==> flow/design.v <==
`timescale 1ns / 1ps
module fir
#(
    parameter   DIN_WIDTH    = 8    ,    
                FIR_TAP      = 16   ,    
                COEF_WIDTH   = 8    ,    
                DOUT_WIDTH   = 8        
)
(
    input           clk         ,
    input           rst_n       ,
    input           load_sw     ,                
    input       [ DIN_WIDTH-1:0]    data_in ,    
    input       [COEF_WIDTH-1:0]    coff_in ,    
    output      [DOUT_WIDTH-1:0]    data_out     
    );
localparam  PROD_WIDTH   = DIN_WIDTH + COEF_WIDTH,  
            ADD_WIDTH    = PROD_WIDTH + clogb2(FIR_TAP) ; 
reg [DIN_WIDTH-1:0] data_in_r;
wire [ADD_WIDTH-1:0] data_out_w;
reg [COEF_WIDTH-1:0] coff [FIR_TAP-1:0];     
wire [PROD_WIDTH-1:0] prod [FIR_TAP-1:0];    
reg [ADD_WIDTH-1:0] sum [FIR_TAP-1:0];       
always @(posedge clk or negedge rst_n) begin: LOAD
    integer i;
    if (!rst_n) begin
        for (i = 0; i <= FIR_TAP-1; i = i +1) begin
            coff[i] <= 'd0;
        end
        data_in_r <= 'd0;
    end else if(!load_sw) begin      
        coff[FIR_TAP-1] <= coff_in;
        for (i = FIR_TAP-1; i > 0; i = i -1) begin
            coff[i-1] <= coff[i];
        end
    end else begin
        data_in_r <= data_in;        
    end
end
genvar k;
generate
    for (k = 0; k < FIR_TAP; k = k + 1) begin
        assign prod[k] = data_in_r * coff[k];
    end
endgenerate
always @(posedge clk or negedge rst_n) begin: SOP
    integer m;
    if (!rst_n) begin
        for (m = 0; m < FIR_TAP; m = m + 1) begin
            sum[m] <= 'd0;
        end
    end else begin
        sum[FIR_TAP-1] <= prod[FIR_TAP-1];
        for (m = FIR_TAP-1; m > 0; m = m - 1) begin
            sum[m-1] <= prod[m-1] + sum[m];
        end
    end
end
assign data_out_w = sum[0];
assign data_out = data_out_w[ADD_WIDTH-1:ADD_WIDTH-DOUT_WIDTH];
function integer clogb2 (input integer depth);
    begin
        for(clogb2=0; depth>1; clogb2=clogb2+1)
        depth = depth >> 1;
    end
endfunction
endmodule
From RTL to reports: fir --
Tool output for the design above, in the order of the flow. Lines are those of the file above, counted from 1. Not given: --
Set-up: top module fir, clock input clk, library sky130hd, corner tt_025C_1v80

Word-level counts --
Source: Yosys, flattened and elaborated. Widths are those after wreduce; folded enables and synchronous resets count as part of the registers. Registers that Yosys merges into a memory's read port (data or address) are not register bits. Print and check cells do not count. Equal cells are merged and count once.
Bit counts: bits in registers 449, bits of input ports 19, output and inout port bits 8, cells after elaboration 64
Operators by class: add/subtract/negate cells 15, $mul 16
Operators by type and width (count):
- 8-bit by 8-bit multiplier with 16-bit output | 16
- 16-bit by 20-bit adder with 20-bit output | 13
- 16-bit by 17-bit adder with 18-bit output | 1
- 16-bit by 16-bit adder with 17-bit output | 1

Longest topological paths --
Longest topological path by Yosys (ltp), each cell counted once; first at word level (registers and memories cut), then after technology mapping (sequential cells cut; the memories' decode and read muxes count).
Logic depth: word-level depth 2, ABC_AREA 0, gate-level depth with buffers 21, mapped depth without buffers 18

Netlist --
Yosys stat after the flow's synthesis: flattened, memories mapped to cells. It holds for the ABC_AREA given above (unset counts as 0); a run with the other value may have another netlist. The area totals of this step are shown rounded.
Cells by type:
- sky130_fd_sc_hd__fa_1 | count 786, area in all 1.57E+04 um^2
- sky130_fd_sc_hd__dfrtp_1 | count 434, area in all 1.09E+04 um^2
- sky130_fd_sc_hd__ha_1 | count 641, area in all 8.02E+03 um^2
- sky130_fd_sc_hd__inv_1 | count 1479, area in all 5.55E+03 um^2
- sky130_fd_sc_hd__and2_1 | count 555, area in all 3472.08 um^2
- sky130_fd_sc_hd__nand2_1 | count 541, area in all 2.03E+03 um^2
- sky130_fd_sc_hd__mux2_2 | count 136, area in all 1.53E+03 um^2
- sky130_fd_sc_hd__xnor2_1 | count 144, area in all 1261.21 um^2
- sky130_fd_sc_hd__clkbuf_1 | count 189, area in all 709.43 um^2
- sky130_fd_sc_hd__a21oi_1 | count 131, area in all 655.629 um^2
- sky130_fd_sc_hd__a21o_1 | count 74, area in all 555.533 um^2
- sky130_fd_sc_hd__xor2_1 | count 61, area in all 534.262 um^2
- sky130_fd_sc_hd__o21ai_0 | count 99, area in all 495.475 um^2
- sky130_fd_sc_hd__nor2_1 | count 77, area in all 289.027 um^2
- sky130_fd_sc_hd__o21a_1 | count 28, area in all 210.202 um^2
- sky130_fd_sc_hd__nand2b_1 | count 27, area in all 168.912 um^2
- sky130_fd_sc_hd__o21bai_1 | count 21, area in all 157.651 um^2
- sky130_fd_sc_hd__buf_1 | count 40, area in all 150.144 um^2
Other cell types: 51; their cells: 262.
Synthesis totals: cells in the netlist 5725, mapped area 54300 um^2, sequential area 10900 um^2, flip-flop cells 434, buffers 230

Timing after synthesis --
OpenSTA on the mapped netlist: ideal clock, no wires. The path of least setup slack (recovery checks aside). Input and output delay are each 20% of the period. Register names are those of the netlist, which keeps one name where synthesis merged equal registers.
Timing after synthesis: kind register -> register, start point register data_in_r[6], end point register sum[1][16], clock period 7000 ps, library setup time 124 ps, launch time at the first pin 0 ps, data arrival time 4844 ps, data required time 6876 ps, setup slack 2033 ps, path delay 4968 ps, stages on the path 20, path buffers 3, synthesis period reached 4967 ps
"path delay" = arrival - input delay + setup time. "stages on the path" counts driving pins, that of a launching flip-flop among them; a cell with two outputs on the path counts twice. "synthesis period reached" = period - worst setup slack (recovery checks aside). The figure is calculated, with input and output delays left at 20% of the set period. Between the ends stands the longest chain of elaborated cells between them, by number of cells; it is not shown to be the way that was timed. Of several equally long chains one is given. A line is the first line of the expression or statement that the cell stems from. Yosys adds cells for indexed reads and writes and turns some case tables into memories.
Between the ends, after synthesis: cells stage by stage sky130_fd_sc_hd__dfrtp_1 > sky130_fd_sc_hd__clkbuf_1 > sky130_fd_sc_hd__clkbuf_1 > sky130_fd_sc_hd__clkbuf_1 > sky130_fd_sc_hd__nand2_1 > sky130_fd_sc_hd__fa_1 > sky130_fd_sc_hd__inv_1 > sky130_fd_sc_hd__fa_1 > sky130_fd_sc_hd__inv_1 > sky130_fd_sc_hd__fa_1 > sky130_fd_sc_hd__fa_1 > sky130_fd_sc_hd__inv_1 > sky130_fd_sc_hd__ha_1 > sky130_fd_sc_hd__o21ai_0 > sky130_fd_sc_hd__nor2_1 > sky130_fd_sc_hd__or4_1 > sky130_fd_sc_hd__a31oi_1 > sky130_fd_sc_hd__o21ai_1 > sky130_fd_sc_hd__or2_2 > sky130_fd_sc_hd__xor2_1, cells in the longest elaborated chain 2, elaborated cells on any way between the ends 2, RTL lines with such cells 2, classes of those cells add/sub: 1; mul: 1
Ends and longest elaborated chain, after synthesis:
- from (decl) | RTL line 19 | reg [DIN_WIDTH-1:0] data_in_r;
- from (assign) | RTL line 30 | data_in_r <= 'd0;
- from (assign) | RTL line 37 | data_in_r <= data_in;
- 8-bit by 8-bit multiplier with 16-bit output | RTL line 43 | assign prod[k] = data_in_r * coff[k];
- 16-bit by 20-bit adder with 20-bit output | RTL line 55 | sum[m-1] <= prod[m-1] + sum[m];
- to (assign) | RTL line 50 | sum[m] <= 'd0;
- to (assign) | RTL line 55
- to (decl) | RTL line 23 | reg [ADD_WIDTH-1:0] sum [FIR_TAP-1:0];

Path in the finished layout --
Path of least setup slack in the final report of run 3 (OpenROAD, finished layout, wires in). Where an end is a register, its clock arrival counts in the times. The report prints the path's times to 10 ps; the period is as set.
Timing post-layout: kind register -> register, start point register data_in_r[2], end point register sum[5][17], clock period 5910 ps, library setup time 70 ps, launch time at the first pin 640 ps, data arrival time 6100 ps, data required time 6480 ps, setup slack 380 ps, stages on the path 19, path buffers 1
Between the ends stands the longest chain of elaborated cells between them, by number of cells; it is not shown to be the way that was timed. Of several equally long chains one is given.
Between the ends, post-layout: cells stage by stage sky130_fd_sc_hd__dfrtp_4 > sky130_fd_sc_hd__buf_4 > sky130_fd_sc_hd__nand2_1 > sky130_fd_sc_hd__fa_1 > sky130_fd_sc_hd__inv_1 > sky130_fd_sc_hd__ha_1 > sky130_fd_sc_hd__ha_1 > sky130_fd_sc_hd__inv_1 > sky130_fd_sc_hd__fa_1 > sky130_fd_sc_hd__inv_1 > sky130_fd_sc_hd__ha_1 > sky130_fd_sc_hd__fa_1 > sky130_fd_sc_hd__a211oi_1 > sky130_fd_sc_hd__o21ai_0 > sky130_fd_sc_hd__and4_1 > sky130_fd_sc_hd__nor3_1 > sky130_fd_sc_hd__o31ai_1 > sky130_fd_sc_hd__a21oi_1 > sky130_fd_sc_hd__xnor2_1, cells in the longest elaborated chain 2, elaborated cells on any way between the ends 2, RTL lines with such cells 2, classes of those cells add/sub: 1; mul: 1
Ends and longest elaborated chain, post-layout:
- from (decl) | RTL line 19 | reg [DIN_WIDTH-1:0] data_in_r;
- from (assign) | RTL line 30 | data_in_r <= 'd0;
- from (assign) | RTL line 37 | data_in_r <= data_in;
- 8-bit by 8-bit multiplier with 16-bit output | RTL line 43 | assign prod[k] = data_in_r * coff[k];
- 16-bit by 20-bit adder with 20-bit output | RTL line 55 | sum[m-1] <= prod[m-1] + sum[m];
- to (assign) | RTL line 50 | sum[m] <= 'd0;
- to (assign) | RTL line 55
- to (decl) | RTL line 23 | reg [ADD_WIDTH-1:0] sum [FIR_TAP-1:0];

Memo
Re: implementation data of fir

Stored flow runs of fir (5 of them; Yosys, OpenROAD, sky130hd). They differ in their settings and are not a sequence. Constraints: input delay and output delay 20% of the set period each, output load 0.01 pF.
"reached clock period" means the clock period less the worst setup slack. The figure is calculated, with input and output delays left at 20% of the set period.
"worst path time" = time allowed to the worst setup path (clock period - input delay - output delay, where it has them) - its slack; a late launch clock adds to it, a late capture clock takes from it.
"worst path time" is given in steps of 10 ps.
Results are given in rounded form.

* Run 1 | settings: ABC_AREA 1; CELL_PAD_IN_SITES_DETAIL_PLACEMENT 2; CTS_CLUSTER_DIAMETER 116; HOLD_SLACK_MARGIN 0.02; MAX_ROUTING_LAYER met5; MIN_ROUTING_LAYER met2; SETUP_SLACK_MARGIN 1.26; TNS_END_PERCENT 15; period_ns 6.53; CAP_MARGIN 20; CORE_MARGIN 2; CORE_UTILIZATION 40; SLEW_MARGIN 20 | no final report: routing broke off with GRT-0116
* Run 2 | settings: CAP_MARGIN 35; CELL_PAD_IN_SITES_DETAIL_PLACEMENT 0; CORE_ASPECT_RATIO 0.53; CORE_MARGIN 5; CORE_UTILIZATION 52; CTS_CLUSTER_DIAMETER 211; CTS_CLUSTER_SIZE 10; MAX_ROUTING_LAYER met4; MIN_ROUTING_LAYER met2; SETUP_SLACK_MARGIN 0.39; TNS_END_PERCENT 10; period_ns 3.74; SLEW_MARGIN 20 | no final report: routing broke off with GRT-0232
* Run 3 | settings: CORE_UTILIZATION 56; period_ns 5.91; CAP_MARGIN 20; CORE_MARGIN 2; SLEW_MARGIN 20 | results: utilization in the final report 60.0 %; reached clock period 5528 ps; worst setup slack after layout 382 ps; worst path time 5530 ps; worst setup path kind register -> register; final setup TNS 0 ps; full die area 99400 um^2; standard-cell area after layout 57800 um^2; Yosys chip area after synthesis 54300 um^2
* Run 4 | settings: ABC_AREA 1; CELL_PAD_IN_SITES_DETAIL_PLACEMENT 2; CORE_ASPECT_RATIO 1.85; CORE_MARGIN 5; CTS_CLUSTER_DIAMETER 116; CTS_CLUSTER_SIZE 78; HOLD_SLACK_MARGIN 0.02; MAX_ROUTING_LAYER met5; MIN_ROUTING_LAYER met2; PLACE_DENSITY_LB_ADDON 0.03; SETUP_SLACK_MARGIN 1.26; TNS_END_PERCENT 15; period_ns 5.89; CAP_MARGIN 20; CORE_UTILIZATION 40; SLEW_MARGIN 20 | results: worst path time 4590 ps; worst setup path kind register -> register; utilization in the final report 44.0 %; full die area 150000 um^2; Yosys chip area after synthesis 56700 um^2; final setup TNS 0 ps; standard-cell area after layout 62200 um^2; reached clock period 4589 ps; worst setup slack after layout 1300 ps
* Run 5 | settings: CELL_PAD_IN_SITES_DETAIL_PLACEMENT 2; CTS_CLUSTER_DIAMETER 116; HOLD_SLACK_MARGIN 0.02; MAX_ROUTING_LAYER met4; MIN_ROUTING_LAYER met2; SETUP_SLACK_MARGIN 1.26; TNS_END_PERCENT 15; period_ns 7.0; CAP_MARGIN 20; CORE_MARGIN 2; CORE_UTILIZATION 40; SLEW_MARGIN 20 | no final report: routing broke off with GRT-0116
